==> flow/design.v <==
module counter_4_bit  
     (
         input  wire       clk          ,
         input  wire       rst          ,
         input  wire       enable       ,
		 output wire [3:0] count       
     );
reg [3:0] data ;
always @(posedge clk or negedge rst)
     begin
	     if(!rst)
	         begin			 
			     data <= 4'b0000 ; 	
			 end
	     else if (enable)
		     begin
                 data <= data + 4'b0001  ; 					     
	         end	
	 end
assign count =  data ;
endmodule
module ifft_add_sub  
     (
         input  wire  signed [15:0]  op_1       ,      
         input  wire  signed [15:0]  op_2       ,      
		 output wire  signed [15:0]  sum_out    ,      
		 output wire  signed [15:0]  sub_out           
     );
assign sum_out = op_1 + op_2 ;
assign sub_out = op_1 - op_2 ;
endmodule
module ifft_complex_multipier  
     (
         input  wire signed [15:0] op_1_real   ,
         input  wire signed [15:0] op_1_imag   ,
         input  wire signed [15:0] op_2_real   ,		 
         input  wire signed [15:0] op_2_imag   ,
         output wire signed [15:0] result_real ,
         output wire signed [15:0] result_imag 
     );
reg signed [31:0] op1r_x_op2r ;
reg signed [31:0] op1r_x_op2i ;
reg signed [31:0] op1i_x_op2r ;
reg signed [31:0] op1i_x_op2i ;
reg signed [31:0] o_r ;
reg signed [31:0] o_i ;
always @(*)
     begin	 
         op1r_x_op2r = op_1_real*op_2_real;  
         op1r_x_op2i = op_1_real*op_2_imag;  
         op1i_x_op2r = op_1_imag*op_2_real;  
         op1i_x_op2i = op_1_imag*op_2_imag; 
         o_r = op1r_x_op2r-op1i_x_op2i;  
         o_i = op1i_x_op2r+op1r_x_op2i;
	 end	 
assign result_real = o_r[25:10];
assign result_imag = o_i[25:10];
endmodule
module ifft_controller  
     (
         input  wire       clk               ,
         input  wire       rst               ,
         input  wire       enable            ,
		 input wire [3:0]  count             ,
         output reg        wr_enable_ram_3   ,
         output reg        wr_enable_ram_1_2 ,
         output reg        i_o_ctrl          ,       
		 output reg        ctrl              ,
         output reg        shift             ,
		 output reg        sel               ,       
		 output reg        count_en          ,       
		 output reg        done              ,    
		 output reg [3:0]  ram_1_rd_add      ,
         output reg [3:0]  ram_2_rd_add      ,
		 output reg [2:0]  ram_3_rd_add      ,
		 output reg [3:0]  ram_1_2_wr_add    ,
		 output reg [2:0]  ram_3_wr_add      ,
		 output reg [3:0]  rom_rd_add        
     );
localparam  [6:0] idle            = 7'b0000000,
                  phase_a         = 7'b0000001,
                  phase_b_1       = 7'b0000011,
                  phase_b_2       = 7'b0000010,
                  phase_b_3       = 7'b0000110,
                  phase_b_4       = 7'b0000111,
                  phase_b_5       = 7'b0000101,
                  phase_b_6       = 7'b0000100,
                  phase_b_7       = 7'b0001100,
                  phase_b_8       = 7'b0001101,
                  phase_b_9       = 7'b0001111,
                  phase_b_10      = 7'b0001110,
                  phase_b_11      = 7'b0001010,
                  phase_b_12      = 7'b0001011,
                  phase_b_13      = 7'b0001001,
                  phase_b_14      = 7'b0001000,
                  phase_b_15      = 7'b0011000,
                  phase_b_16      = 7'b0011001,
                  phase_c_1       = 7'b0011011,
                  phase_c_2       = 7'b0011010,
                  phase_c_3       = 7'b0011110,
                  phase_c_4       = 7'b0011111,
                  phase_c_5       = 7'b0011101,
                  phase_c_6       = 7'b0011100,
                  phase_c_7       = 7'b0010100,
                  phase_c_8       = 7'b0010101,
                  phase_c_9       = 7'b0010111,
                  phase_c_10      = 7'b0010110,
                  phase_c_11      = 7'b0010010,
                  phase_c_12      = 7'b0010011,
                  phase_c_13      = 7'b0010001,
                  phase_c_14      = 7'b0010000,
                  phase_c_15      = 7'b0110000,
                  phase_c_16      = 7'b0110001,
                  phase_d_1       = 7'b0110011,
                  phase_d_2       = 7'b0110010,
                  phase_d_3       = 7'b0110110,
                  phase_d_4       = 7'b0110111,
                  phase_d_5       = 7'b0110101,
                  phase_d_6       = 7'b0110100,
                  phase_d_7       = 7'b0111100,
                  phase_d_8       = 7'b0111101,
                  phase_d_9       = 7'b0111111,
                  phase_d_10      = 7'b0111110,
                  phase_d_11      = 7'b0111010,
                  phase_d_12      = 7'b0111011,
                  phase_d_13      = 7'b0111001,
                  phase_d_14      = 7'b0111000,
                  phase_d_15      = 7'b0101000,
                  phase_d_16      = 7'b0101001,
                  phase_e_1       = 7'b0101011,
                  phase_e_2       = 7'b0101010,
                  phase_e_3       = 7'b0101110,
                  phase_e_4       = 7'b0101111,
                  phase_e_5       = 7'b0101101,
                  phase_e_6       = 7'b0101100,
                  phase_e_7       = 7'b0100100,
                  phase_e_8       = 7'b0100101,
                  phase_e_9       = 7'b0100111,
                  phase_e_10      = 7'b0100110,
                  phase_e_11      = 7'b0100010,
                  phase_e_12      = 7'b0100011,
                  phase_e_13      = 7'b0100001,
                  phase_e_14      = 7'b0100000,
                  phase_e_15      = 7'b1100000,
                  phase_e_16      = 7'b1100001;	
reg         [6:0] current_state , next_state ;
always @(posedge clk or negedge rst)
     begin
	     if(!rst)
	         begin			 
			     current_state <= idle ; 	
			 end	    
	     else 
		     begin
			     current_state <= next_state ; 	
			 end 			 
	 end	 
always @(*)
     begin
         wr_enable_ram_3   = 1'b0 ;
         wr_enable_ram_1_2 = 1'b0 ;
         i_o_ctrl          = 1'b0 ;           
		 ctrl              = 1'b0 ;           
         shift             = 1'b0 ;
         count_en          = 1'b0 ;
		 sel               = 1'b0 ;           
		 done              = 1'b0 ;           
		 ram_1_rd_add      = 4'b0000 ;
         ram_2_rd_add      = 4'b0000 ;
		 ram_3_rd_add      = 3'b000  ;
		 ram_1_2_wr_add    = 4'b0000 ;
		 ram_3_wr_add      = 3'b000  ;
		 rom_rd_add        = 4'b0000  ;
	     case(current_state)
		     idle : 
			         begin
					     wr_enable_ram_3   = 1'b0 ;
					     wr_enable_ram_1_2 = 1'b0 ;
					     i_o_ctrl          = 1'b0 ;   
					     ctrl              = 1'b0 ;   
					     shift             = 1'b0 ;
					     count_en          = 1'b0 ;
					     sel               = 1'b0 ;   
					     done              = 1'b0 ;   
					     ram_1_rd_add      = 4'b0000 ;
					     ram_2_rd_add      = 4'b0000 ;
					     ram_3_rd_add      = 3'b000  ;
					     ram_1_2_wr_add    = 4'b0000 ;
					     ram_3_wr_add      = 3'b000  ;
						 rom_rd_add        = 4'b0000  ;
					 end
		     phase_a : 
			         begin
					     wr_enable_ram_1_2 = 1'b1 ;
					     i_o_ctrl          = 1'b1 ;   
					     shift             = 1'b1 ;
					     count_en          = 1'b1 ;
					     sel               = 1'b1 ;    
					 end					 
             phase_b_1 : 
			         begin
                         wr_enable_ram_3   = 1'b1 ;
                         wr_enable_ram_1_2 = 1'b1 ;  
                         ram_1_rd_add      = 4'b0000 ;
                         ram_2_rd_add      = 4'b1000 ;
                         ram_1_2_wr_add    = 4'b0000 ;
                         ram_3_wr_add      = 3'b000  ;
					 end
             phase_b_2 : 
			         begin
                         wr_enable_ram_3   = 1'b1 ;
                         wr_enable_ram_1_2 = 1'b1 ;  
                         ram_1_rd_add      = 4'b0001 ;
                         ram_2_rd_add      = 4'b1001 ;
                         ram_1_2_wr_add    = 4'b0001 ;
                         ram_3_wr_add      = 3'b001  ;
					 end
             phase_b_3 : 
			         begin
					     wr_enable_ram_3   = 1'b1 ;
						 wr_enable_ram_1_2 = 1'b1 ;  
						 ram_1_rd_add      = 4'b0010 ;
						 ram_2_rd_add      = 4'b1010 ;
						 ram_1_2_wr_add    = 4'b0010 ;
						 ram_3_wr_add      = 3'b010  ;
					 end
             phase_b_4 : 
			         begin
					     wr_enable_ram_3   = 1'b1 ;
						 wr_enable_ram_1_2 = 1'b1 ;  
						 ram_1_rd_add      = 4'b0011 ;
						 ram_2_rd_add      = 4'b1011 ;
						 ram_1_2_wr_add    = 4'b0011 ;
						 ram_3_wr_add      = 3'b011  ;
					 end
             phase_b_5 : 
			         begin
					     wr_enable_ram_3   = 1'b1 ;
						 wr_enable_ram_1_2 = 1'b1 ;  
						 ram_1_rd_add      = 4'b0100 ;
						 ram_2_rd_add      = 4'b1100 ;
						 ram_1_2_wr_add    = 4'b1000 ;
						 ram_3_wr_add      = 3'b100  ;
					 end
             phase_b_6 : 
			         begin
					     wr_enable_ram_3   = 1'b1 ;
						 wr_enable_ram_1_2 = 1'b1 ;  
						 ram_1_rd_add      = 4'b0101 ;
						 ram_2_rd_add      = 4'b1101 ;
						 ram_1_2_wr_add    = 4'b1001 ;
						 ram_3_wr_add      = 3'b101  ;					    
					 end
             phase_b_7 : 
			         begin						    
					     wr_enable_ram_3   = 1'b1 ;
						 wr_enable_ram_1_2 = 1'b1 ;  
						 ram_1_rd_add      = 4'b0110 ;
						 ram_2_rd_add      = 4'b1110 ;
						 ram_1_2_wr_add    = 4'b1010 ;
						 ram_3_wr_add      = 3'b110  ;					  		 
					 end
             phase_b_8 : 
			         begin
					     wr_enable_ram_3   = 1'b1 ;
						 wr_enable_ram_1_2 = 1'b1 ;  
						 ram_1_rd_add      = 4'b0111 ;
						 ram_2_rd_add      = 4'b1111 ;
						 ram_1_2_wr_add    = 4'b1011 ;
						 ram_3_wr_add      = 3'b111  ;	
					 end
             phase_b_9 : 
			         begin
						 wr_enable_ram_1_2 = 1'b1 ;
						 ctrl              = 1'b1 ;    
						 ram_3_rd_add      = 3'b000  ;
						 ram_1_2_wr_add    = 4'b0100 ;
						 rom_rd_add        = 4'b0000  ;
					 end
             phase_b_10 : 
			         begin
						 wr_enable_ram_1_2 = 1'b1 ;
						 ctrl              = 1'b1 ;    
						 ram_3_rd_add      = 3'b001  ;
						 ram_1_2_wr_add    = 4'b0101 ;
						 rom_rd_add        = 3'b001  ;
					 end
             phase_b_11 : 
			         begin
						 wr_enable_ram_1_2 = 1'b1 ;
						 ctrl              = 1'b1 ;    
						 ram_3_rd_add      = 3'b010  ;
						 ram_1_2_wr_add    = 4'b0110 ;
						 rom_rd_add        = 4'b0010  ;
					 end
             phase_b_12 : 
			         begin
						 wr_enable_ram_1_2 = 1'b1 ;
						 ctrl              = 1'b1 ;    
						 ram_3_rd_add      = 3'b011  ;
						 ram_1_2_wr_add    = 4'b0111 ;
						 rom_rd_add        = 4'b0011  ;
					 end
             phase_b_13 : 
			         begin
						 wr_enable_ram_1_2 = 1'b1 ;
						 ctrl              = 1'b1 ;    
						 ram_3_rd_add      = 3'b100  ;
						 ram_1_2_wr_add    = 4'b1100 ;
						 rom_rd_add        = 4'b0100  ;
					 end
             phase_b_14 : 
			         begin
						 wr_enable_ram_1_2 = 1'b1 ;
						 ctrl              = 1'b1 ;    
						 ram_3_rd_add      = 3'b101  ;
						 ram_1_2_wr_add    = 4'b1101 ;
						 rom_rd_add        = 4'b0101  ;				    
					 end
             phase_b_15 : 
			         begin
						 wr_enable_ram_1_2 = 1'b1 ;
						 ctrl              = 1'b1 ;    
						 ram_3_rd_add      = 3'b110  ;
						 ram_1_2_wr_add    = 4'b1110 ;
						 rom_rd_add        = 4'b0110  ;	
					 end
             phase_b_16 : 
			         begin
						 wr_enable_ram_1_2 = 1'b1 ;
						 ctrl              = 1'b1 ;    
						 ram_3_rd_add      = 3'b111  ;
						 ram_1_2_wr_add    = 4'b1111 ;
						 rom_rd_add        = 4'b0111  ;	
					 end
             phase_c_1 : 
			         begin
                         wr_enable_ram_3   = 1'b1 ;
                         wr_enable_ram_1_2 = 1'b1 ;  
                         ram_1_rd_add      = 4'b0000 ;
                         ram_2_rd_add      = 4'b1000 ;
                         ram_1_2_wr_add    = 4'b0000 ;
                         ram_3_wr_add      = 3'b000  ;					     
					 end
             phase_c_2 : 
			         begin
                         wr_enable_ram_3   = 1'b1 ;
                         wr_enable_ram_1_2 = 1'b1 ;  
                         ram_1_rd_add      = 4'b0001 ;
                         ram_2_rd_add      = 4'b1001 ;
                         ram_1_2_wr_add    = 4'b0001 ;
                         ram_3_wr_add      = 3'b001  ;						    
					 end
             phase_c_3 : 
			         begin
                         wr_enable_ram_3   = 1'b1 ;
                         wr_enable_ram_1_2 = 1'b1 ;  
                         ram_1_rd_add      = 4'b0010 ;
                         ram_2_rd_add      = 4'b1010 ;
                         ram_1_2_wr_add    = 4'b1000 ;
                         ram_3_wr_add      = 3'b010  ;						    
					 end
             phase_c_4 : 
			         begin
                         wr_enable_ram_3   = 1'b1 ;
                         wr_enable_ram_1_2 = 1'b1 ;  
                         ram_1_rd_add      = 4'b0011 ;
                         ram_2_rd_add      = 4'b1011 ;
                         ram_1_2_wr_add    = 4'b1001 ;
                         ram_3_wr_add      = 3'b011  ;
					 end
             phase_c_5 :                                           
			         begin
						 wr_enable_ram_1_2 = 1'b1 ;
						 ctrl              = 1'b1 ;    
						 ram_3_rd_add      = 3'b000  ;
						 ram_1_2_wr_add    = 4'b0010 ;
						 rom_rd_add        = 4'b1000  ;						    
					 end
             phase_c_6 : 
			         begin
						 wr_enable_ram_1_2 = 1'b1 ;
						 ctrl              = 1'b1 ;    
						 ram_3_rd_add      = 3'b001  ;
						 ram_1_2_wr_add    = 4'b0011 ;
						 rom_rd_add        = 4'b1001  ;						    
					 end
             phase_c_7 : 
			         begin
						 wr_enable_ram_1_2 = 1'b1 ;
						 ctrl              = 1'b1 ;    
						 ram_3_rd_add      = 3'b010  ;
						 ram_1_2_wr_add    = 4'b1010 ;
						 rom_rd_add        = 4'b1010  ;						    
					 end
             phase_c_8 : 
			         begin
						 wr_enable_ram_1_2 = 1'b1 ;
						 ctrl              = 1'b1 ;    
						 ram_3_rd_add      = 3'b011  ;
						 ram_1_2_wr_add    = 4'b1011 ;
						 rom_rd_add        = 4'b1011  ;						    
					 end
             phase_c_9 :                                   
			         begin
                         wr_enable_ram_3   = 1'b1 ;
                         wr_enable_ram_1_2 = 1'b1 ;  
                         ram_1_rd_add      = 4'b0100 ;
                         ram_2_rd_add      = 4'b1100 ;
                         ram_1_2_wr_add    = 4'b0100 ;
                         ram_3_wr_add      = 3'b000  ;					    
					 end
             phase_c_10 : 
			         begin
                         wr_enable_ram_3   = 1'b1 ;
                         wr_enable_ram_1_2 = 1'b1 ;  
                         ram_1_rd_add      = 4'b0101 ;
                         ram_2_rd_add      = 4'b1101 ;
                         ram_1_2_wr_add    = 4'b0101 ;
                         ram_3_wr_add      = 3'b001  ;						    
					 end
             phase_c_11 : 
			         begin
                         wr_enable_ram_3   = 1'b1 ;
                         wr_enable_ram_1_2 = 1'b1 ;  
                         ram_1_rd_add      = 4'b0110 ;
                         ram_2_rd_add      = 4'b1110 ;
                         ram_1_2_wr_add    = 4'b1100 ;
                         ram_3_wr_add      = 3'b010  ;						    
					 end
             phase_c_12 : 
			         begin
                         wr_enable_ram_3   = 1'b1 ;
                         wr_enable_ram_1_2 = 1'b1 ;  
                         ram_1_rd_add      = 4'b0111 ;
                         ram_2_rd_add      = 4'b1111 ;
                         ram_1_2_wr_add    = 4'b1101 ;
                         ram_3_wr_add      = 3'b011  ;						    
					 end
             phase_c_13 : 
			         begin
						 wr_enable_ram_1_2 = 1'b1 ;
						 ctrl              = 1'b1 ;    
						 ram_3_rd_add      = 3'b000  ;
						 ram_1_2_wr_add    = 4'b0110 ;
						 rom_rd_add        = 4'b1000  ;							    
					 end
             phase_c_14 : 
			         begin
						 wr_enable_ram_1_2 = 1'b1 ;
						 ctrl              = 1'b1 ;    
						 ram_3_rd_add      = 3'b001  ;
						 ram_1_2_wr_add    = 4'b0111 ;
						 rom_rd_add        = 4'b1001  ;						    
					 end
             phase_c_15 : 
			         begin
						 wr_enable_ram_1_2 = 1'b1 ;
						 ctrl              = 1'b1 ;    
						 ram_3_rd_add      = 3'b010  ;
						 ram_1_2_wr_add    = 4'b1110 ;
						 rom_rd_add        = 4'b1010  ;						    
					 end
             phase_c_16 : 
			         begin
						 wr_enable_ram_1_2 = 1'b1 ;
						 ctrl              = 1'b1 ;    
						 ram_3_rd_add      = 3'b011  ;
						 ram_1_2_wr_add    = 4'b1111 ;
						 rom_rd_add        = 4'b1011  ;						    
					 end
             phase_d_1 :                                        
			         begin
                         wr_enable_ram_3   = 1'b1 ;
                         wr_enable_ram_1_2 = 1'b1 ;  
                         ram_1_rd_add      = 4'b0000 ;
                         ram_2_rd_add      = 4'b1000 ;
                         ram_1_2_wr_add    = 4'b0000 ;
                         ram_3_wr_add      = 3'b000  ;
					 end
             phase_d_2 : 
			         begin
                         wr_enable_ram_3   = 1'b1 ;
                         wr_enable_ram_1_2 = 1'b1 ;  
                         ram_1_rd_add      = 4'b0001 ;
                         ram_2_rd_add      = 4'b1001 ;
                         ram_1_2_wr_add    = 4'b1000 ;
                         ram_3_wr_add      = 3'b001  ;					    
					 end
             phase_d_3 : 
			         begin
						 wr_enable_ram_1_2 = 1'b1 ;
						 ctrl              = 1'b1 ;    
						 ram_3_rd_add      = 3'b000  ;
						 ram_1_2_wr_add    = 4'b0001;
						 rom_rd_add        = 4'b1100  ;						    
					 end
             phase_d_4 : 
			         begin
						 wr_enable_ram_1_2 = 1'b1 ;
						 ctrl              = 1'b1 ;    
						 ram_3_rd_add      = 3'b001  ;
						 ram_1_2_wr_add    = 4'b1001 ;
						 rom_rd_add        = 4'b1101  ;						    
					 end
             phase_d_5 :                                          
			         begin
					     wr_enable_ram_3   = 1'b1 ;
						 wr_enable_ram_1_2 = 1'b1 ;  
						 ram_1_rd_add      = 4'b0010 ;
						 ram_2_rd_add      = 4'b1010 ;
						 ram_1_2_wr_add    = 4'b0010 ;
						 ram_3_wr_add      = 3'b000  ;	 
					 end
             phase_d_6 : 
			         begin
					     wr_enable_ram_3   = 1'b1 ;
						 wr_enable_ram_1_2 = 1'b1 ;  
						 ram_1_rd_add      = 4'b0011 ;
						 ram_2_rd_add      = 4'b1011 ;
						 ram_1_2_wr_add    = 4'b1010 ;
						 ram_3_wr_add      = 3'b001  ;						    					  		 
					 end
             phase_d_7 : 
			         begin
						 wr_enable_ram_1_2 = 1'b1 ;
						 ctrl              = 1'b1 ;    
						 ram_3_rd_add      = 3'b000 ;
						 ram_1_2_wr_add    = 4'b0011 ;
						 rom_rd_add        = 4'b1100  ;						    
					 end
             phase_d_8 : 
			         begin
						 wr_enable_ram_1_2 = 1'b1 ;
						 ctrl              = 1'b1 ;    
						 ram_3_rd_add      = 3'b001 ;
						 ram_1_2_wr_add    = 4'b1011 ;
						 rom_rd_add        = 4'b1101  ;						    					  		 
					 end
             phase_d_9 :                                              
			         begin
					     wr_enable_ram_3   = 1'b1 ;
						 wr_enable_ram_1_2 = 1'b1 ;  
						 ram_1_rd_add      = 4'b0100 ;
						 ram_2_rd_add      = 4'b1100 ;
						 ram_1_2_wr_add    = 4'b0100 ;
						 ram_3_wr_add      = 3'b000  ;						    
					 end
             phase_d_10 : 
			         begin
					     wr_enable_ram_3   = 1'b1 ;
						 wr_enable_ram_1_2 = 1'b1 ;  
						 ram_1_rd_add      = 4'b0101 ;
						 ram_2_rd_add      = 4'b1101 ;
						 ram_1_2_wr_add    = 4'b1100 ;
						 ram_3_wr_add      = 3'b001  ;					    
					 end
             phase_d_11 : 
			         begin
						 wr_enable_ram_1_2 = 1'b1 ;
						 ctrl              = 1'b1 ;    
						 ram_3_rd_add      = 3'b000 ;
						 ram_1_2_wr_add    = 4'b0101 ;
						 rom_rd_add        = 4'b1100  ;						    
					 end
             phase_d_12 : 
			         begin
						 wr_enable_ram_1_2 = 1'b1 ;
						 ctrl              = 1'b1 ;    
						 ram_3_rd_add      = 3'b001 ;
						 ram_1_2_wr_add    = 4'b1101 ;
						 rom_rd_add        = 4'b1101  ;	
					 end
             phase_d_13 :                                          
			         begin
					     wr_enable_ram_3   = 1'b1 ;
						 wr_enable_ram_1_2 = 1'b1 ;  
						 ram_1_rd_add      = 4'b0110 ;
						 ram_2_rd_add      = 4'b1110 ;
						 ram_1_2_wr_add    = 4'b0110 ;
						 ram_3_wr_add      = 3'b000  ;						    					  		 
					 end
             phase_d_14 : 
			         begin
					     wr_enable_ram_3   = 1'b1 ;
						 wr_enable_ram_1_2 = 1'b1 ;  
						 ram_1_rd_add      = 4'b0111 ;
						 ram_2_rd_add      = 4'b1111 ;
						 ram_1_2_wr_add    = 4'b1110 ;
						 ram_3_wr_add      = 3'b001  ;						    					  		 
					 end
             phase_d_15 : 
			         begin
						 wr_enable_ram_1_2 = 1'b1 ;
						 ctrl              = 1'b1 ;    
						 ram_3_rd_add      = 3'b000 ;
						 ram_1_2_wr_add    = 4'b0111 ;
						 rom_rd_add        = 4'b1100  ;						    
					 end
             phase_d_16 : 
			         begin
						 wr_enable_ram_1_2 = 1'b1 ;
						 ctrl              = 1'b1 ;    
						 ram_3_rd_add      = 3'b001 ;
						 ram_1_2_wr_add    = 4'b1111 ;
						 rom_rd_add        = 4'b1101  ;						    					  		 
					 end
             phase_e_1 :                                                     
			         begin
					     wr_enable_ram_3   = 1'b1 ;
						 ram_1_rd_add      = 4'b0000 ;
						 ram_2_rd_add      = 4'b1000 ;
						 ram_3_wr_add      = 3'b000  ;
						 done              = 1'b1 ;						 
					 end
             phase_e_2 : 
			         begin
						 ctrl              = 1'b1 ;    
						 ram_3_rd_add      = 3'b000 ;
						 rom_rd_add        = 4'b1110  ;	
						 done              = 1'b1 ;						 
					 end
             phase_e_3 : 
			         begin
					     wr_enable_ram_3   = 1'b1 ;
						 ram_1_rd_add      = 4'b0001 ;
						 ram_2_rd_add      = 4'b1001 ;
						 ram_3_wr_add      = 3'b000  ;	
						 done              = 1'b1 ;						 
					 end
             phase_e_4 : 
			         begin
						 ctrl              = 1'b1 ;    
						 ram_3_rd_add      = 3'b000 ;
						 rom_rd_add        = 4'b1110  ;	
						 done              = 1'b1 ;						 
					 end
             phase_e_5 : 
			         begin
					     wr_enable_ram_3   = 1'b1 ;
						 ram_1_rd_add      = 4'b0010 ;
						 ram_2_rd_add      = 4'b1010 ;
						 ram_3_wr_add      = 3'b000  ;	
						 done              = 1'b1 ;						 
					 end
             phase_e_6 : 
			         begin
						 ctrl              = 1'b1 ;    
						 ram_3_rd_add      = 3'b000 ;
						 rom_rd_add        = 4'b1110  ;	
						 done              = 1'b1 ;						 
					 end
             phase_e_7 : 
			         begin
					     wr_enable_ram_3   = 1'b1 ;
						 ram_1_rd_add      = 4'b0011 ;
						 ram_2_rd_add      = 4'b1011;
						 ram_3_wr_add      = 3'b000  ;	
						 done              = 1'b1 ;						 
					 end
             phase_e_8 : 
			         begin
						 ctrl              = 1'b1 ;    
						 ram_3_rd_add      = 3'b000 ;
						 rom_rd_add        = 4'b1110  ;	
						 done              = 1'b1 ;						 
					 end
             phase_e_9 : 
			         begin
					     wr_enable_ram_3   = 1'b1 ;
						 ram_1_rd_add      = 4'b0100 ;
						 ram_2_rd_add      = 4'b1100 ;
						 ram_3_wr_add      = 3'b000  ;	
						 done              = 1'b1 ;						 
					 end
             phase_e_10 : 
			         begin
						 ctrl              = 1'b1 ;    
						 ram_3_rd_add      = 3'b000 ;
						 rom_rd_add        = 4'b1110  ;	
						 done              = 1'b1 ;						 
					 end
             phase_e_11 : 
			         begin
					     wr_enable_ram_3   = 1'b1 ;
						 ram_1_rd_add      = 4'b0101 ;
						 ram_2_rd_add      = 4'b1101 ;
						 ram_3_wr_add      = 3'b000  ;	
						 done              = 1'b1 ;						 
					 end
             phase_e_12 : 
			         begin
						 ctrl              = 1'b1 ;    
						 ram_3_rd_add      = 3'b000 ;
						 rom_rd_add        = 4'b1110  ;	
						 done              = 1'b1 ;						 
					 end
             phase_e_13 : 
			         begin
					     wr_enable_ram_3   = 1'b1 ;
						 ram_1_rd_add      = 4'b0110 ;
						 ram_2_rd_add      = 4'b1110 ;
						 ram_3_wr_add      = 3'b000  ;	
						 done              = 1'b1 ;						 
					 end
             phase_e_14 : 
			         begin
						 ctrl              = 1'b1 ;    
						 ram_3_rd_add      = 3'b000 ;
						 rom_rd_add        = 4'b1110  ;	
						 done              = 1'b1 ;						 
					 end
             phase_e_15 : 
			         begin
					     wr_enable_ram_3   = 1'b1 ;
						 ram_1_rd_add      = 4'b0111 ;
						 ram_2_rd_add      = 4'b1111 ;
						 ram_3_wr_add      = 3'b000  ;	
						 done              = 1'b1 ;			
						 done              = 1'b1 ;						 
					 end
             phase_e_16 : 
			         begin
						 ctrl              = 1'b1 ;    
						 ram_3_rd_add      = 3'b000 ;
						 rom_rd_add        = 4'b1110  ;
						 done              = 1'b1 ;						 
					 end				 
             default :
			 	     begin
					     wr_enable_ram_3   = 1'b0 ;
					     wr_enable_ram_1_2 = 1'b0 ;
					     i_o_ctrl          = 1'b0 ;   
					     ctrl              = 1'b0 ;   
					     shift             = 1'b0 ;
					     count_en          = 1'b0 ;
					     sel               = 1'b0 ;   
					     done              = 1'b0 ;   
					     ram_1_rd_add      = 4'b0000 ;
					     ram_2_rd_add      = 4'b0000 ;
					     ram_3_rd_add      = 3'b000  ;
					     ram_1_2_wr_add    = 4'b0000 ;
					     ram_3_wr_add      = 3'b000  ;
					     rom_rd_add        = 3'b000  ;
					 end						 
		 endcase
     end		 
always @(*)
     begin
	     case(current_state)
		     idle : 
			         begin
					     if (enable==1'b1)
					         begin
					 	  	     next_state = phase_a ;			 							 
					         end
					     else 
						     begin
							     next_state = idle ;							 							 
							 end					 
					 end
		     phase_a : 
			         begin
					     if (count == 4'b1111)
					         begin
					 	  	     next_state = phase_b_1 ;			 	  					 
					         end
					     else 
						     begin
							     next_state = phase_a ;							 							 
							 end					 
					 end					 
             phase_b_1 : 
			         begin
					 	 next_state = phase_b_2 ;			 							 
					 end
             phase_b_2 : 
			         begin
					 	 next_state = phase_b_3 ;			 							 
					 end
             phase_b_3 : 
			         begin
					 	 next_state = phase_b_4 ;			 							 
					 end
             phase_b_4 : 
			         begin
					 	 next_state = phase_b_5 ;			 							 
					 end
             phase_b_5 : 
			         begin
					 	 next_state = phase_b_6 ;			 							 
					 end
             phase_b_6 : 
			         begin
					 	 next_state = phase_b_7 ;			 							 
					 end
             phase_b_7 : 
			         begin
					 	 next_state = phase_b_8 ;			 							 
					 end
             phase_b_8 : 
			         begin
					 	 next_state = phase_b_9 ;			 							 
					 end
             phase_b_9 : 
			         begin
					 	 next_state = phase_b_10 ;			 							 
					 end
             phase_b_10 : 
			         begin
					 	 next_state = phase_b_11 ;			 							 
					 end
             phase_b_11 : 
			         begin
					 	 next_state = phase_b_12 ;			 							 
					 end
             phase_b_12 : 
			         begin
					 	 next_state = phase_b_13 ;			 							 
					 end
             phase_b_13 : 
			         begin
					 	 next_state = phase_b_14 ;			 							 
					 end
             phase_b_14 : 
			         begin
					 	 next_state = phase_b_15 ;			 							 
					 end
             phase_b_15 : 
			         begin
					 	 next_state = phase_b_16 ;			 							 
					 end
             phase_b_16 : 
			         begin
					 	 next_state = phase_c_1 ;		                 							 
					 end
             phase_c_1 : 
			         begin
					 	 next_state = phase_c_2 ;			 							 
					 end
             phase_c_2 : 
			         begin
					 	 next_state = phase_c_3 ;			 							 
					 end
             phase_c_3 : 
			         begin
					 	 next_state = phase_c_4 ;			 							 
					 end
             phase_c_4 : 
			         begin
					 	 next_state = phase_c_5 ;			 							 
					 end
             phase_c_5 : 
			         begin
					 	 next_state = phase_c_6 ;			 							 
					 end
             phase_c_6 : 
			         begin
					 	 next_state = phase_c_7 ;			 							 
					 end
             phase_c_7 : 
			         begin
					 	 next_state = phase_c_8 ;			 							 
					 end
             phase_c_8 : 
			         begin
					 	 next_state = phase_c_9 ;			 							 
					 end
             phase_c_9 : 
			         begin
					 	 next_state = phase_c_10 ;			 							 
					 end
             phase_c_10 : 
			         begin
					 	 next_state = phase_c_11 ;			 							 
					 end
             phase_c_11 : 
			         begin
					 	 next_state = phase_c_12 ;			 							 
					 end
             phase_c_12 : 
			         begin
					 	 next_state = phase_c_13 ;			 							 
					 end
             phase_c_13 : 
			         begin
					 	 next_state = phase_c_14 ;			 							 
					 end
             phase_c_14 : 
			         begin
					 	 next_state = phase_c_15 ;			 							 
					 end
             phase_c_15 : 
			         begin
					 	 next_state = phase_c_16 ;			 							 
					 end
             phase_c_16 : 
			         begin
					 	 next_state = phase_d_1 ;			 							 
					 end
             phase_d_1 : 
			         begin
					 	 next_state = phase_d_2 ;			 							 
					 end
             phase_d_2 : 
			         begin
					 	 next_state = phase_d_3 ;			 							 
					 end
             phase_d_3 : 
			         begin
					 	 next_state = phase_d_4 ;			 							 
					 end
             phase_d_4 : 
			         begin
					 	 next_state = phase_d_5 ;			 							 
					 end
             phase_d_5 : 
			         begin
					 	 next_state = phase_d_6 ;			 							 
					 end
             phase_d_6 : 
			         begin
					 	 next_state = phase_d_7 ;			 							 
					 end
             phase_d_7 : 
			         begin
					 	 next_state = phase_d_8 ;			 							 
					 end
             phase_d_8 : 
			         begin
					 	 next_state = phase_d_9 ;			 							 
					 end
             phase_d_9 : 
			         begin
					 	 next_state = phase_d_10 ;			 							 
					 end
             phase_d_10 : 
			         begin
					 	 next_state = phase_d_11 ;			 							 
					 end
             phase_d_11 : 
			         begin
					 	 next_state = phase_d_12 ;			 							 
					 end
             phase_d_12 : 
			         begin
					 	 next_state = phase_d_13 ;			 							 
					 end
             phase_d_13 : 
			         begin
					 	 next_state = phase_d_14 ;			 							 
					 end
             phase_d_14 : 
			         begin
					 	 next_state = phase_d_15 ;			 							 
					 end
             phase_d_15 : 
			         begin
					 	 next_state = phase_d_16 ;			 							 
					 end
             phase_d_16 : 
			         begin
					 	 next_state = phase_e_1 ;			 							 
					 end
             phase_e_1 : 
			         begin
					 	 next_state = phase_e_2 ;			 							 
					 end
             phase_e_2 : 
			         begin
					 	 next_state = phase_e_3 ;			 							 
					 end
             phase_e_3 : 
			         begin
					 	 next_state = phase_e_4 ;			 							 
					 end
             phase_e_4 : 
			         begin
					 	 next_state = phase_e_5 ;			 							 
					 end
             phase_e_5 : 
			         begin
					 	 next_state = phase_e_6 ;			 							 
					 end
             phase_e_6 : 
			         begin
					 	 next_state = phase_e_7 ;			 							 
					 end
             phase_e_7 : 
			         begin
					 	 next_state = phase_e_8 ;			 							 
					 end
             phase_e_8 : 
			         begin
					 	 next_state = phase_e_9 ;			 							 
					 end
             phase_e_9 : 
			         begin
					 	 next_state = phase_e_10 ;			 							 
					 end
             phase_e_10 : 
			         begin
					 	 next_state = phase_e_11 ;			 							 
					 end
             phase_e_11 : 
			         begin
					 	 next_state = phase_e_12 ;			 							 
					 end
             phase_e_12 : 
			         begin
					 	 next_state = phase_e_13 ;			 							 
					 end
             phase_e_13 : 
			         begin
					 	 next_state = phase_e_14 ;			 							 
					 end
             phase_e_14 : 
			         begin
					 	 next_state = phase_e_15 ;			 							 
					 end
             phase_e_15 : 
			         begin
					 	 next_state = phase_e_16 ;			 							 
					 end
             phase_e_16 : 
			         begin
					 	 next_state = idle ;			 							 
					 end					 
             default :
			 	     begin
				         next_state = idle ;			 							 
					 end						 
		 endcase
	 end			 
endmodule
module ifft_mux  
     (
         input  wire [15:0] in_0,
         input  wire [15:0] in_1,
         input  wire        sel ,
         output reg  [15:0] out 
     );
always @(*)
     begin
	     case(sel)
			 2'b0:  
			     begin
				     out = in_0;
				 end
			 2'b1:  
			     begin
				     out = in_1;
				 end
         endcase		 
	 end	 
endmodule
module ifft_mux_add  
     (
         input  wire [3:0] in_0,
         input  wire [3:0] in_1,
         input  wire        sel ,
         output reg  [3:0] out 
     );
always @(*)
     begin
	     case(sel)
			 2'b0:  
			     begin
				     out = in_0;
				 end
			 2'b1:  
			     begin
				     out = in_1;
				 end
         endcase		 
	 end	 
endmodule
module ifft_p2s  
     (
	     input   wire           clk      ,
	     input   wire           rst      ,
	     input   wire           wr_en    ,
	     input   wire           shift    ,
		 input   wire  [3:0]    count    ,   
         input   wire  [15:0]   in_0     ,
         input   wire  [15:0]   in_1     ,
         input   wire  [15:0]   in_2     ,
         input   wire  [15:0]   in_3     ,
         input   wire  [15:0]   in_4     ,
         input   wire  [15:0]   in_5     ,
         input   wire  [15:0]   in_6     ,
         input   wire  [15:0]   in_7     ,
         input   wire  [15:0]   in_8     ,
         input   wire  [15:0]   in_9     ,
         input   wire  [15:0]   in_10    ,
         input   wire  [15:0]   in_11    ,
		 output  wire  [15:0]   data_out     
     );
reg    [15:0] r_0     ;
reg    [15:0] r_1     ;
reg    [15:0] r_2     ;
reg    [15:0] r_3     ;
reg    [15:0] r_4     ;
reg    [15:0] r_5     ;
reg    [15:0] r_6     ;
reg    [15:0] r_7     ;
reg    [15:0] r_8     ;
reg    [15:0] r_9     ;
reg    [15:0] r_10    ;
reg    [15:0] r_11    ;
always @(posedge clk or negedge rst )
     begin
	     if(!rst)
		     begin
			     r_0   <= 16'h0000;
				 r_1   <= 16'h0000;
				 r_2   <= 16'h0000;
				 r_3   <= 16'h0000;
				 r_4   <= 16'h0000;
				 r_5   <= 16'h0000;
				 r_6   <= 16'h0000;
				 r_7   <= 16'h0000;
				 r_8   <= 16'h0000;
				 r_9   <= 16'h0000;
				 r_10  <= 16'h0000;
				 r_11  <= 16'h0000;
			 end
         else if(shift)
		     begin         
			     r_0   <= r_1      ;
			     r_1   <= r_2      ;
			     r_2   <= r_3      ;
			     r_3   <= r_4      ;
			     r_4   <= r_5      ;
			     r_5   <= r_6      ;
			     r_6   <= r_7      ;
			     r_7   <= r_8      ;
			     r_8   <= r_9      ;
			     r_9   <= r_10     ;
			     r_10  <= r_11     ;
			     r_11  <= 16'h0000 ;
             end			 
	     else if(wr_en) 
		     begin
 			     r_0   <= in_0 ;
			     r_1   <= in_1 ;
			     r_2   <= in_2 ;
			     r_3   <= in_3 ;
			     r_4   <= in_4 ;
			     r_5   <= in_5 ;
			     r_6   <= in_6 ;
			     r_7   <= in_7 ;
			     r_8   <= in_8 ;
			     r_9   <= in_9 ;
			     r_10  <= in_10;
			     r_11  <= in_11;	
			 end	
	 end	 
assign data_out = r_0 ;
endmodule
module ifft_ram  
    #( 
	     parameter DATA_WIDTH = 16, 
	     parameter ADDR_WIDTH = 4, 
	     parameter DEPTH      = 16
     )
     (
         input   wire                        clk                       ,
         input   wire                        rst                       ,
         input   wire                        wr_en                     ,
         input   wire  [ADDR_WIDTH-1:0]      rd_add                    ,
         input   wire  [ADDR_WIDTH-1:0]      wr_add                    ,
		   input   wire  [DATA_WIDTH-1:0]      data_in                   ,
		   output  wire   [DATA_WIDTH-1:0]      data_out                  
     );
reg   [DATA_WIDTH-1:0] mem [2**ADDR_WIDTH-1:0];
always @(posedge clk )
     begin
         if(wr_en) 
		     begin
 			     mem[wr_add] <= data_in ;
			 end				 
	 end	 
			assign	  data_out  = mem [rd_add] ;
endmodule
module ifft_tf_rom  
     (
         input  wire  [3 :0]   rd_add    ,
		 output reg   [15:0]   data_out_imag ,
		 output reg   [15:0]   data_out_real
     );
always @(*)
     begin
	     case(rd_add)
             4'b0000: data_out_imag=16'b0000000000000000;     
             4'b0001: data_out_imag=16'b0000000110000111;     
             4'b0010: data_out_imag=16'b0000001011010100;     
             4'b0011: data_out_imag=16'b0000001110110010;     
             4'b0100: data_out_imag=16'b0000010000000000;     
             4'b0101: data_out_imag=16'b0000001110110010;     
             4'b0110: data_out_imag=16'b0000001011010100;     
             4'b0111: data_out_imag=16'b0000000110000111;     
             4'b1000: data_out_imag=16'b0000000000000000;     
             4'b1001: data_out_imag=16'b0000001011010100;     
             4'b1010: data_out_imag=16'b0000010000000000;     
             4'b1011: data_out_imag=16'b0000001011010100;     
             4'b1100: data_out_imag=16'b0000000000000000;     
             4'b1101: data_out_imag=16'b0000010000000000;     
             4'b1110: data_out_imag=16'b0000000000000000;     
			 default: data_out_imag=16'b0000000000000000;     
         endcase    
	 end
always @(*)
     begin
	     case(rd_add)
             4'b0000: data_out_real=16'b0000010000000000;     
             4'b0001: data_out_real=16'b0000001110110010;     
             4'b0010: data_out_real=16'b0000001011010100;     
             4'b0011: data_out_real=16'b0000000110000111;     
             4'b0100: data_out_real=16'b0000000000000000;     
             4'b0101: data_out_real=16'b1111111001111000;     
             4'b0110: data_out_real=16'b1111110100101011;     
             4'b0111: data_out_real=16'b1111110001001101;     
             4'b1000: data_out_real=16'b0000010000000000;     
             4'b1001: data_out_real=16'b0000001011010100;     
             4'b1010: data_out_real=16'b0000000000000000;     
             4'b1011: data_out_real=16'b1111110100101011;     
             4'b1100: data_out_real=16'b0000010000000000;     
             4'b1101: data_out_real=16'b0000000000000000;     
             4'b1110: data_out_real=16'b0000010000000000;     
			 default: data_out_real=16'b0000000000000000;     
         endcase    
	 end
endmodule
module ifft_top 
     (
         input   wire           clk           ,                 
         input   wire           rst           ,                 
		 input   wire           ifft_enable   ,                 
		 input   wire  [15:0]   in_0_real     ,                 
         input   wire  [15:0]   in_1_real     ,                 
         input   wire  [15:0]   in_2_real     ,                 
         input   wire  [15:0]   in_3_real     ,                 
         input   wire  [15:0]   in_4_real     ,                 
         input   wire  [15:0]   in_5_real     ,                 
         input   wire  [15:0]   in_6_real     ,                 
         input   wire  [15:0]   in_7_real     ,                 
         input   wire  [15:0]   in_8_real     ,                 
         input   wire  [15:0]   in_9_real     ,                 
         input   wire  [15:0]   in_10_real    ,                 
         input   wire  [15:0]   in_11_real    ,                 
		 input   wire  [15:0]   in_0_imag     ,                 
         input   wire  [15:0]   in_1_imag     ,                 
         input   wire  [15:0]   in_2_imag     ,                 
         input   wire  [15:0]   in_3_imag     ,                 
         input   wire  [15:0]   in_4_imag     ,                 
         input   wire  [15:0]   in_5_imag     ,                 
         input   wire  [15:0]   in_6_imag     ,                 
         input   wire  [15:0]   in_7_imag     ,                 
         input   wire  [15:0]   in_8_imag     ,                 
         input   wire  [15:0]   in_9_imag     ,                 
         input   wire  [15:0]   in_10_imag    ,                 
         input   wire  [15:0]   in_11_imag    ,                 
		 output  wire  [15:0]   ifft_out_real ,                 
		 output  wire  [15:0]   ifft_out_imag ,                 
		 output  wire           finish                          
     );
wire [15:0] w_1 ;                                           
wire [15:0] w_2 ;                                           
wire [15:0] w_3 ;                                           
wire [15:0] w_4 ;                                           
wire [15:0] w_5 ;                                           
wire [15:0] w_6 ;                                           
wire [15:0] w_7 ;                                           
wire [15:0] w_8 ;                                           
wire [15:0] w_9 ;                                           
wire [15:0] w_10 ;                                          
wire [15:0] w_11;                                           
wire [15:0] w_12 ;                                          
wire [15:0] w_13;                                           
wire [15:0] w_14 ;                                          
wire [15:0] w_15;                                           
wire [15:0] w_16 ;                                          
wire [15:0] w_17;                                           
wire [15:0] w_18 ;                                          
wire [15:0] w_19;                                           
wire [15:0] w_20 ;                                          
wire [3:0]  wr_add_ram_1_2;                                 
wire [3:0]  wr_add_ctrl ;                                   
wire [3:0]  count ;                                         
wire [3:0]  ram_1_rd_add ;                                  
wire [3:0]  ram_2_rd_add ;                                  
wire [3:0]  rom_rd_add   ;                                  
wire [2:0]  ram_3_rd_add ;                                  
wire [2:0]  ram_3_wr_add ;                                  
wire        shift ;                                         
wire        sel ;                                           
wire        ctrl ;                                          
wire        count_en ;                                      
wire        wr_enable_ram_3  ;                              
wire        wr_enable_ram_1_2;                              
wire        i_o_ctrl ;                                      
ifft_controller  control_unit
     (
         .clk               (clk) ,
         .rst               (rst) ,
         .enable            (ifft_enable) ,
		 .count             (count) ,
         .wr_enable_ram_3   (wr_enable_ram_3) ,
         .wr_enable_ram_1_2 (wr_enable_ram_1_2) ,
         .i_o_ctrl          (i_o_ctrl) ,       
		 .ctrl              (ctrl) ,
         .shift             (shift) ,
		 .sel               (sel) ,            
		 .count_en          (count_en) ,       
		 .done              (finish) ,      
		 .ram_1_rd_add      (ram_1_rd_add) ,
         .ram_2_rd_add      (ram_2_rd_add) ,
		 .ram_3_rd_add      (ram_3_rd_add) ,
		 .ram_1_2_wr_add    (wr_add_ctrl) ,
		 .ram_3_wr_add      (ram_3_wr_add) ,
		 .rom_rd_add        (rom_rd_add) 
     );
ifft_add_sub   butterfly_real 
     (
         .op_1    (w_9)   ,      
         .op_2    (w_11)  ,      
		 .sum_out (w_17)  ,      
		 .sub_out (w_18)         
     );
ifft_add_sub   butterfly_imag 
     (
         .op_1    (w_10)  ,      
         .op_2    (w_12)  ,      
		 .sum_out (w_19)  ,      
		 .sub_out (w_20)         
     );
ifft_complex_multipier  complex_multipier
     (
         .op_1_real   (w_13),
         .op_1_imag   (w_14),
         .op_2_real   (w_7),		 
         .op_2_imag   (w_8),
         .result_real (w_15),
         .result_imag (w_16)
     );
ifft_tf_rom  rom_tf
     (
         .rd_add        (rom_rd_add),
		 .data_out_imag (w_8),
		 .data_out_real (w_7)
     );
ifft_ram   
    #( 
	     .DATA_WIDTH(16) , 
	     .ADDR_WIDTH(4 ) , 
	     .DEPTH     (16) 
     )
	 ram_1_real
     (
         .clk       (clk)   ,
         .rst       (rst)   ,
         .wr_en     (wr_enable_ram_1_2)   ,
         .rd_add    (ram_1_rd_add)   ,
         .wr_add    (wr_add_ram_1_2)   ,
		 .data_in   (w_3)   ,
		 .data_out  (w_9)   
     );
ifft_ram   
    #( 
	     .DATA_WIDTH(16) , 
	     .ADDR_WIDTH(4 ) , 
	     .DEPTH     (16) 
     )
	 ram_1_imag
     (
         .clk       (clk)   ,
         .rst       (rst)   ,
         .wr_en     (wr_enable_ram_1_2)   ,
         .rd_add    (ram_1_rd_add)   ,
         .wr_add    (wr_add_ram_1_2)   ,
		 .data_in   (w_4)   ,
		 .data_out  (w_10)   
     );
ifft_ram   
    #( 
	     .DATA_WIDTH(16) , 
	     .ADDR_WIDTH(4 ) , 
	     .DEPTH     (16) 
     )
	 ram_2_real
     (
         .clk       (clk)   ,
         .rst       (rst)   ,
         .wr_en     (wr_enable_ram_1_2)   ,
         .rd_add    (ram_2_rd_add)   ,
         .wr_add    (wr_add_ram_1_2)   ,
		 .data_in   (w_3)   ,
		 .data_out  (w_11)   
     );
ifft_ram   
    #( 
	     .DATA_WIDTH(16) , 
	     .ADDR_WIDTH(4 ) , 
	     .DEPTH     (16) 
     )
	 ram_2_imag
     (
         .clk       (clk)   ,
         .rst       (rst)   ,
         .wr_en     (wr_enable_ram_1_2)   ,
         .rd_add    (ram_2_rd_add)   ,
         .wr_add    (wr_add_ram_1_2)   ,
		 .data_in   (w_4)   ,
		 .data_out  (w_12)   
     );
ifft_ram   
    #( 
	     .DATA_WIDTH(16) , 
	     .ADDR_WIDTH(3 ) , 
	     .DEPTH     (16) 
     )
	 ram_3_real
     (
         .clk       (clk)   ,
         .rst       (rst)   ,
         .wr_en     (wr_enable_ram_3)   ,
         .rd_add    (ram_3_rd_add)   ,
         .wr_add    (ram_3_wr_add)   ,
		 .data_in   (w_18)   ,
		 .data_out  (w_13)   
     );
ifft_ram   
    #( 
	     .DATA_WIDTH(16) , 
	     .ADDR_WIDTH(3 ) , 
	     .DEPTH     (16) 
     )
	 ram_3_imag
     (
         .clk       (clk)   ,
         .rst       (rst)   ,
         .wr_en     (wr_enable_ram_3)   ,
         .rd_add    (ram_3_rd_add)   ,
         .wr_add    (ram_3_wr_add)   ,
		 .data_in   (w_20)   ,
		 .data_out  (w_14)   
     );
ifft_p2s  p2s_real
     (
	     .clk      (clk),
	     .rst      (rst),
	     .wr_en    (ifft_enable),
	     .shift    (shift),
		 .count    (count),   
         .in_0     (in_0_real ),
         .in_1     (in_1_real ),
         .in_2     (in_2_real ),
         .in_3     (in_3_real ),
         .in_4     (in_4_real ),
         .in_5     (in_5_real ),
         .in_6     (in_6_real ),
         .in_7     (in_7_real ),
         .in_8     (in_8_real ),
         .in_9     (in_9_real ),
         .in_10    (in_10_real),
         .in_11    (in_11_real),
		 .data_out (w_1)    
     );
ifft_p2s  p2s_imag
     (
	     .clk      (clk),
	     .rst      (rst),
	     .wr_en    (ifft_enable),
	     .shift    (shift),
		 .count    (count),   
         .in_0     (in_0_imag ),
         .in_1     (in_1_imag ),
         .in_2     (in_2_imag ),
         .in_3     (in_3_imag ),
         .in_4     (in_4_imag ),
         .in_5     (in_5_imag ),
         .in_6     (in_6_imag ),
         .in_7     (in_7_imag ),
         .in_8     (in_8_imag ),
         .in_9     (in_9_imag ),
         .in_10    (in_10_imag),
         .in_11    (in_11_imag),
		 .data_out (w_2)    
     );
counter_4_bit  counter_phase_a
     (
         .clk      (clk)         ,
         .rst      (rst)         ,
         .enable   (count_en)    ,
		 .count    (count)   
     );
ifft_mux_add   wr_address_mux_ram_1
     (
         .in_0 (wr_add_ctrl) ,
         .in_1 (count) ,
         .sel  (sel) ,
         .out  (wr_add_ram_1_2)
     );
ifft_mux  input_mux_real
     (
         .in_0 (w_5),
         .in_1 (w_1),
         .sel  (i_o_ctrl),
         .out  (w_3)
     );
ifft_mux  input_mux_imag
     (
         .in_0 (w_6),
         .in_1 (w_2),
         .sel  (i_o_ctrl),
         .out  (w_4)
     );	 
ifft_mux  ctrl_mux_real
     (
         .in_0 (w_17),
         .in_1 (w_15),
         .sel  (ctrl),
         .out  (w_5)
     );
ifft_mux  ctrl_mux_imag
     (
         .in_0 (w_19),
         .in_1 (w_16),
         .sel  (ctrl),
         .out  (w_6)
     );	 
assign ifft_out_real = w_3 ;                                           
assign ifft_out_imag = w_4 ;                                           
endmodule
Ticket comment

Reports on ifft_top
Each step is given for the RTL above and for the edited RTL.
"before" refers to lines of the RTL above, "after" to lines of the edited file.
"delta": "after" minus "before" as printed here. "rel_change_pct": 100 x difference / "before".
Library cell names are shortened.
{ "design": {"top": "ifft_top", "clock_port": "clk", "cell_library": "sky130hd", "corner": "tt_025C_1v80"} }

Diff
Unified diff, file above to edited file.
A script made this edit; it was not meant as an optimisation.
begin of diff
@@ -1402,5 +1402,5 @@
     #( 
 	     .DATA_WIDTH(16) , 
-	     .ADDR_WIDTH(4 ) , 
+	     .ADDR_WIDTH(5 ) , 
 	     .DEPTH     (16) 
      )
end of diff

Word-level counts
Counts by Yosys on the flattened word-level netlist (proc, flatten, opt, wreduce; memories kept). Register bits leave out memories and registers merged into their read ports (data or address). Print and check cells are left out.
Yosys's memory passes give these memory sizes; they may raise the number of words (mostly to a power of two), join words into wider ones and drop unused or constant bits.
{ "word_totals": {"columns": ["item", "before", "after", "delta", "rel_change_pct"], "rows": [
  ["romBits", 4128, 4128, 0, 0.00],
  ["mem_count", 9, 9, 0, 0.00],
  ["output_inout_bits", 33, 33, 0, 0.00],
  ["reg_bits", 395, 395, 0, 0.00],
  ["wordCells", 180, 181, 1, 0.56],
  ["ram_bits", 1280, 1536, 256, 20.00]
]} }
{ "classes": {"columns": ["item", "before", "after", "delta", "rel_change_pct"], "rows": [
  ["reduce_logical", 2, 2, 0, 0.00],
  ["addsub", 7, 7, 0, 0.00],
  ["logic", 3, 3, 0, 0.00],
  ["n_eq", 65, 65, 0, 0.00],
  ["mux", 64, 65, 1, 1.56],
  ["multipliers", 4, 4, 0, 0.00]
]} }
{ "memory_table": {"columns": ["item", "before", "after"], "rows": [
  ["mem_shapes", "128 x 29 bit 1R0W; 16 x 16 bit 1R0W; ram_1_imag.mem 16 x 16 bit 1R1W; ram_1_real.mem 16 x 16 bit 1R1W; ram_2_imag.mem 16 x 16 bit 1R1W; ram_2_real.mem 16 x 16 bit 1R1W; (+3)", "128 x 29 bit 1R0W; ram_2_imag.mem 32 x 16 bit 1R1W; 16 x 16 bit 1R0W; ram_1_imag.mem 16 x 16 bit 1R1W; ram_1_real.mem 16 x 16 bit 1R1W; ram_2_real.mem 16 x 16 bit 1R1W; (+3)"]
]} }
A list marked (+n) leaves out that many cells.
{ "op_table": {"columns": ["op", "before", "after", "delta"], "rows": [
  ["two-way mux 5 bit", 0, 1, 1]
]} }
Operator kinds equal on both sides are left out: 25.

Longest topological paths
Depth = most cells in a row (Yosys ltp): at word level without a register or memory, in the mapped netlist without a sequential cell, where the memories' decode and read muxes count.
{ "logic_depth": {"columns": ["item", "before", "after", "delta", "rel_change_pct"], "rows": [
  ["word_depth", 5, 5, 0, 0.00],
  ["abc_area", "0", "0", null, null],
  ["depth_mapped", 48, 50, 2, 4.17],
  ["mapped_depth_nobuf", 41, 41, 0, 0.00]
]} }

Mapped cells and area
Source: synth_stat.txt of the flow (Yosys; design flattened, memories mapped). It holds for the ABC_AREA given above (unset counts as 0); a run with the other value may have another netlist.
{ "by_type": {"columns": ["cell", "before", "after", "delta", "rel_change_pct"], "rows": [
  ["nand2_1", 1167, 1330, 163, 13.97],
  ["mux2i_1", 503, 438, -65, -12.92],
  ["or2_2", 93, 42, -51, -54.84],
  ["o21a_1", 24, 60, 36, 150.00],
  ["and3_1", 9, 45, 36, 400.00],
  ["nand3_1", 360, 326, -34, -9.44],
  ["a211oi_1", 40, 11, -29, -72.50],
  ["o21ai_0", 479, 451, -28, -5.85],
  ["a311oi_1", 13, 41, 28, 215.38],
  ["mux2_2", 39, 16, -23, -58.97],
  ["nand2b_1", 51, 30, -21, -41.18],
  ["a31oi_1", 32, 53, 21, 65.62],
  ["nor2_1", 528, 511, -17, -3.22],
  ["xnor2_1", 132, 120, -12, -9.09],
  ["and2_1", 25, 13, -12, -48.00],
  ["nor3_1", 17, 28, 11, 64.71],
  ["a21oi_1", 127, 118, -9, -7.09],
  ["o21ai_1", 16, 24, 8, 50.00]
]} }
Cell types equal on both sides are left out: 11.
The list need not be complete.
{ "synth_totals": {"columns": ["item", "before", "after", "delta", "rel_change_pct"], "rows": [
  ["ffs", 1163, 1163, 0, 0.00],
  ["mapped_area_um2", 80702.4, 80429.6, -272.8, -0.34],
  ["cells", 7677, 7710, 33, 0.43],
  ["seq_area_um2", 32946.6, 32946.6, 0.0, 0.00]
]} }
The figures by module come from a second, unflattened synthesis with its own total; it is not the netlist above.
{ "hier_totals": {"columns": ["item", "before", "after", "delta", "rel_change_pct"], "rows": [
  ["cells_unflattened", 8164, 8922, 758, 9.28],
  ["hier_area_um2", 106332.0, 117098.6, 10766.6, 10.13]
]} }
Each row is one instance without its submodules.
{ "by_module_before": {"columns": ["module", "seq_area_um2", "cells", "instances", "mod_area_um2"], "rows": [
  ["ifft_ram", 7687.4, 416, 4, 9721.8],
  ["ifft_complex_multipier", 0.0, 3639, 1, 33216.9],
  ["ifft_p2s", 4804.6, 815, 2, 8838.5],
  ["ifft_ram", 3843.7, 198, 2, 4973.5],
  ["ifft_add_sub", 0.0, 219, 2, 1562.7],
  ["ifft_controller", 175.2, 239, 1, 1724.2],
  ["ifft_mux", 0.0, 18, 4, 249.0],
  ["ifft_tf_rom", 0.0, 71, 1, 553.0],
  ["counter_4_bit", 100.1, 11, 1, 160.2],
  ["ifft_mux_add", 0.0, 4, 1, 45.0],
  ["ifft_top", 0.0, 0, 1, 0.0]
]} }
{ "by_module_after": {"columns": ["module", "seq_area_um2", "cells", "instances", "mod_area_um2"], "rows": [
  ["ifft_complex_multipier", 0.0, 3647, 1, 33279.4],
  ["ifft_ram", 7687.4, 416, 3, 9723.1],
  ["ifft_ram", 15374.7, 1127, 1, 20215.6],
  ["ifft_p2s", 4804.6, 815, 2, 8838.5],
  ["ifft_ram", 3843.7, 198, 2, 4973.5],
  ["ifft_add_sub", 0.0, 230, 2, 1641.6],
  ["ifft_controller", 175.2, 255, 1, 1769.2],
  ["ifft_mux", 0.0, 18, 4, 249.0],
  ["ifft_tf_rom", 0.0, 71, 1, 553.0],
  ["counter_4_bit", 100.1, 11, 1, 160.2],
  ["ifft_mux_add", 0.0, 4, 1, 45.0],
  ["ifft_top", 0.0, 1, 1, 3.8]
]} }

Worst setup path after synthesis
Source: OpenSTA report_checks on the synthesized netlist (no wires, ideal clock, input and output delay 20% of the period each), path of least setup slack; recovery checks are left aside. Register names are those of the netlist, which keeps one name where synthesis merged equal registers.
{ "synth_path": {"columns": ["item", "before", "after", "delta", "rel_change_pct"], "rows": [
  ["path_kind", "flip-flop to output port", "flip-flop to output port", null, null],
  ["startpoint", "register control_unit.current_state[1]", "register control_unit.current_state[1]", null, null],
  ["endpoint", "output port ifft_out_real[14]", "output port ifft_out_real[12]", null, null],
  ["clock_period_ns", 13.6, 13.6, 0.0, 0.00],
  ["n_path_buf", 9, 11, 2, 22.22],
  ["path_slack_ns", -0.083, -0.652, -0.569, null],
  ["stages", 45, 46, 1, 2.22],
  ["arrival_ns", 10.963, 11.532, 0.569, 5.19],
  ["delay_ns", 10.963, 11.532, 0.569, 5.19],
  ["output_delay_ns", 2.720, 2.720, 0.000, 0.00],
  ["launch_ns", 0.000, 0.000, 0.000, null],
  ["required_ns", 10.880, 10.880, 0.000, 0.00],
  ["period_less_setup_slack_ns", 13.683, 14.252, 0.569, 4.16]
]} }
"delay_ns" = arrival - input delay + setup time.
At an output port there is no setup time.
"stages" counts driving pins, that of a launching flip-flop among them; a cell with two outputs on the path counts twice.
"period_less_setup_slack_ns" = period - worst setup slack (recovery checks aside). The figure is calculated, with input and output delays left at 20% of the set period.
The rows between start and end are the longest chain of elaborated cells between them; the timing report does not say that the signal goes this way. Where chains are equally long, one stands for them.
A line is the first line of the expression or statement that the cell stems from. Yosys adds cells for indexed reads and writes and turns some case tables into memories.
The chain passes a memory read, where the word-level depth is cut; so it can be longer than that depth.
{ "synth_via_before": {"cell_sequence": "dfrtp_1 > clkbuf_1 > inv_1 > ha_1 > clkbuf_1 > nand2b_1 > a311oi_1 > a211oi_4 > buf_2 > buf_4 > buf_4 > buf_2 > clkbuf_1 > ha_1 > clkbuf_1 > nand2_1 > o22a_1 > nor2_1 > [9 not listed] > fa_1 > fa_1 > fa_1 > fa_1 > inv_1 > fa_1 > inv_1 > ha_1 > nand3_1 > nor2_1 > a21oi_1 > nand2_1 > o21bai_2 > a221oi_2 > o21ai_1 > xor2_1 > mux2i_1 > a21oi_1", "elab_chain_len": 6, "cone_cells": 15, "cone_lines": 9, "classes_between": "2 x add/sub; 2 x mul; 2 x mux; 2 x logic; 7 x memory"} }
{ "synth_rtl_before": {"columns": ["item", "line_no", "rtl"], "rows": [
  ["from (decl)", 146, "reg         [6:0] current_state , next_state ;"],
  ["from (assign)", 151, "current_state <= idle ;"],
  ["from (assign)", 155, "current_state <= next_state ;"],
  ["memory read (128 x 29 bit)", 174, "case(current_state)"],
  ["memory read (8 x 16 bit)", 1176, "reg   [DATA_WIDTH-1:0] mem [2**ADDR_WIDTH-1:0];"],
  ["multiplier 16 x 16 -> 26 bit", 49, "op1r_x_op2r = op_1_real*op_2_real;"],
  ["subtractor 26 bit", 53, "o_r = op1r_x_op2r-op1i_x_op2i;"],
  ["parallel mux 16 bit (select 2 bit) (2 in a row)", 1045, "case(sel)"],
  ["to (decl)", 1264, "output wire [15:0] ifft_out_real ,"]
]} }
{ "synth_via_after": {"cell_sequence": "dfrtp_1 > clkbuf_1 > inv_1 > ha_1 > clkbuf_1 > nor2b_1 > o31ai_1 > and4_1 > buf_6 > buf_4 > buf_4 > buf_4 > clkbuf_1 > buf_1 > ha_1 > clkbuf_1 > o21ai_0 > and2_1 > [10 not listed] > fa_1 > fa_1 > fa_1 > inv_1 > fa_1 > inv_1 > ha_1 > a21o_1 > a21oi_1 > o21ai_0 > a211oi_1 > nand2_1 > o311ai_1 > nand2_1 > a21oi_1 > xnor2_1 > nand2_1 > a21oi_1", "elab_chain_len": 6, "cone_cells": 15, "cone_lines": 9, "classes_between": "2 x add/sub; 2 x mul; 2 x mux; 2 x logic; 7 x memory"} }
{ "synth_rtl_after": {"columns": ["item", "line_no", "rtl"], "rows": [
  ["from (decl)", 146, "reg         [6:0] current_state , next_state ;"],
  ["from (assign)", 151, "current_state <= idle ;"],
  ["from (assign)", 155, "current_state <= next_state ;"],
  ["memory read (128 x 29 bit)", 174, "case(current_state)"],
  ["memory read (8 x 16 bit)", 1176, "reg   [DATA_WIDTH-1:0] mem [2**ADDR_WIDTH-1:0];"],
  ["multiplier 16 x 16 -> 26 bit", 49, "op1r_x_op2r = op_1_real*op_2_real;"],
  ["subtractor 26 bit", 53, "o_r = op1r_x_op2r-op1i_x_op2i;"],
  ["parallel mux 16 bit (select 2 bit) (2 in a row)", 1045, "case(sel)"],
  ["to (decl)", 1264, "output wire [15:0] ifft_out_real ,"]
]} }

Path in the finished layout
From the final timing report of the runs of set A: the path of least setup slack in the routed layout; clock arrival at registers is part of the times.
{ "layout_path": {"columns": ["item", "before", "after", "delta", "rel_change_pct"], "rows": [
  ["path_kind", "flip-flop to output port", "flip-flop to output port", null, null],
  ["startpoint", "register control_unit.current_state[2]", "register control_unit.current_state[1]", null, null],
  ["endpoint", "output port ifft_out_real[15]", "output port ifft_out_imag[12]", null, null],
  ["clock_period_ns", 13.5, 13.5, 0.0, 0.00],
  ["n_path_buf", 9, 9, 0, 0.00],
  ["arrival_ns", 10.57, 10.74, 0.17, 1.61],
  ["required_ns", 10.80, 10.80, 0.00, 0.00],
  ["path_slack_ns", 0.23, 0.06, -0.17, null],
  ["stages", 38, 41, 3, 7.89],
  ["launch_ns", 0.78, 0.79, 0.01, 1.28],
  ["output_delay_ns", 2.70, 2.70, 0.00, 0.00]
]} }
The rows between start and end are the longest chain of elaborated cells between them; the timing report does not say that the signal goes this way. Where chains are equally long, one stands for them.
The chain passes a memory read, where the word-level depth is cut; so it can be longer than that depth.
{ "layout_via_before": {"cell_sequence": "dfrtp_2 > buf_4 > xnor2_2 > mux2_4 > a211oi_4 > buf_6 > buf_12 > buf_16 > mux2i_1 > a211oi_2 > a31oi_4 > buf_4 > clkbuf_16 > buf_4 > or2_2 > fa_1 > inv_1 > fa_1 > [2 not listed] > inv_1 > fa_1 > fa_2 > fa_1 > fa_1 > inv_1 > fa_1 > inv_1 > ha_1 > a21o_1 > a21o_1 > a221oi_2 > buf_4 > o2111ai_1 > xnor2_1 > o21ai_1 > o21ai_2 > buf_6", "elab_chain_len": 6, "cone_cells": 15, "cone_lines": 9, "classes_between": "2 x add/sub; 2 x mul; 2 x mux; 2 x logic; 7 x memory"} }
{ "layout_rtl_before": {"columns": ["item", "line_no", "rtl"], "rows": [
  ["from (decl)", 146, "reg         [6:0] current_state , next_state ;"],
  ["from (assign)", 151, "current_state <= idle ;"],
  ["from (assign)", 155, "current_state <= next_state ;"],
  ["memory read (128 x 29 bit)", 174, "case(current_state)"],
  ["memory read (8 x 16 bit)", 1176, "reg   [DATA_WIDTH-1:0] mem [2**ADDR_WIDTH-1:0];"],
  ["multiplier 16 x 16 -> 26 bit", 49, "op1r_x_op2r = op_1_real*op_2_real;"],
  ["subtractor 26 bit", 53, "o_r = op1r_x_op2r-op1i_x_op2i;"],
  ["parallel mux 16 bit (select 2 bit) (2 in a row)", 1045, "case(sel)"],
  ["to (decl)", 1264, "output wire [15:0] ifft_out_real ,"]
]} }
{ "layout_via_after": {"cell_sequence": "dfrtp_1 > inv_2 > ha_4 > or3b_4 > buf_4 > o21a_1 > buf_4 > nor3_2 > buf_4 > nand2_1 > o21a_4 > nor2_2 > buf_4 > inv_1 > fa_1 > fa_1 > inv_1 > fa_1 > [5 not listed] > fa_1 > fa_1 > ha_4 > nand3_1 > nor3_2 > o21ai_2 > a2111oi_4 > buf_6 > o21ai_4 > a31oi_4 > buf_4 > and2_1 > buf_4 > mux2i_1 > a31oi_1 > o21ai_2 > buf_4 > buf_4", "elab_chain_len": 6, "cone_cells": 15, "cone_lines": 9, "classes_between": "2 x add/sub; 2 x mul; 2 x mux; 2 x logic; 7 x memory"} }
{ "layout_rtl_after": {"columns": ["item", "line_no", "rtl"], "rows": [
  ["from (decl)", 146, "reg         [6:0] current_state , next_state ;"],
  ["from (assign)", 151, "current_state <= idle ;"],
  ["from (assign)", 155, "current_state <= next_state ;"],
  ["memory read (128 x 29 bit)", 174, "case(current_state)"],
  ["memory read (8 x 16 bit)", 1176, "reg   [DATA_WIDTH-1:0] mem [2**ADDR_WIDTH-1:0];"],
  ["multiplier 16 x 16 -> 26 bit", 51, "op1i_x_op2r = op_1_imag*op_2_real;"],
  ["adder 26 bit", 54, "o_i = op1i_x_op2r+op1r_x_op2i;"],
  ["parallel mux 16 bit (select 2 bit) (2 in a row)", 1045, "case(sel)"],
  ["to (decl)", 1265, "output wire [15:0] ifft_out_imag ,"]
]} }

Measured runs
Both versions went through the flow (Yosys, OpenROAD) with the same settings in each pair. Constraints: input delay and output delay 20% of the set period each, output load 0.01 pF.
{ "settings_set_A": {"period_ns": 13.5, "CAP_MARGIN": 20, "CORE_MARGIN": 2, "CORE_UTILIZATION": 40, "SLEW_MARGIN": 20} }
{ "measured_set_A": {"columns": ["item", "before", "after", "delta", "rel_change_pct"], "rows": [
  ["final_setup_tns_ns", 0.000, 0.000, 0.000, null],
  ["setup_worst_slack_ns", 0.230, 0.057, -0.173, null],
  ["post_synth_area_um2", 80702.4, 80429.6, -272.8, -0.34],
  ["design_power_mw", 7.447, 7.627, 0.180, 2.42],
  ["utilization_frac", 0.48, 0.483, 0.003, null],
  ["total_die_area_um2", 205363.0, 204675.0, -688.0, -0.34],
  ["worst_hold_slack_ns", 0.448, 0.423, -0.025, null],
  ["achieved_clock_period_ns", 13.270, 13.443, 0.173, 1.30],
  ["post_route_stdcell_area_um2", 95959.5, 96538.8, 579.3, 0.60]
]} }
{ "settings_set_B": {"ABC_AREA": 0, "CELL_PAD_IN_SITES_GLOBAL_PLACEMENT": 0, "CORE_UTILIZATION": 65, "CTS_CLUSTER_DIAMETER": 116, "HOLD_SLACK_MARGIN": 0.13, "MAX_ROUTING_LAYER": "met5", "PLACE_DENSITY_LB_ADDON": 0.25, "SETUP_SLACK_MARGIN": 1.21, "TNS_END_PERCENT": 65, "period_ns": 22.1, "CAP_MARGIN": 20, "CORE_MARGIN": 2, "SLEW_MARGIN": 20} }
{ "measured_set_B": {"columns": ["item", "before", "after", "delta", "rel_change_pct"], "rows": [
  ["final_setup_tns_ns", 0.000, 0.000, 0.000, null],
  ["setup_worst_slack_ns", 2.847, 2.708, -0.139, null],
  ["post_synth_area_um2", 80702.4, 80429.6, -272.8, -0.34],
  ["design_power_mw", 4.515, 4.487, -0.028, -0.62],
  ["utilization_frac", 0.735, 0.732, -0.003, null],
  ["total_die_area_um2", 126992.0, 126569.0, -423.0, -0.33],
  ["worst_hold_slack_ns", 0.452, 0.477, 0.025, null],
  ["achieved_clock_period_ns", 19.253, 19.392, 0.139, 0.72],
  ["post_route_stdcell_area_um2", 90713.3, 90259.1, -454.2, -0.50]
]} }
"achieved_clock_period_ns" is the run's clock period less its worst setup slack. It is reckoned from that one timing run; input and output delays stay at 20% of the period that was set.
By "design_power_mw" is meant OpenSTA's value without simulated activity: inputs other than the clock are taken to toggle once in ten clock periods, and the tool carries that through the logic.
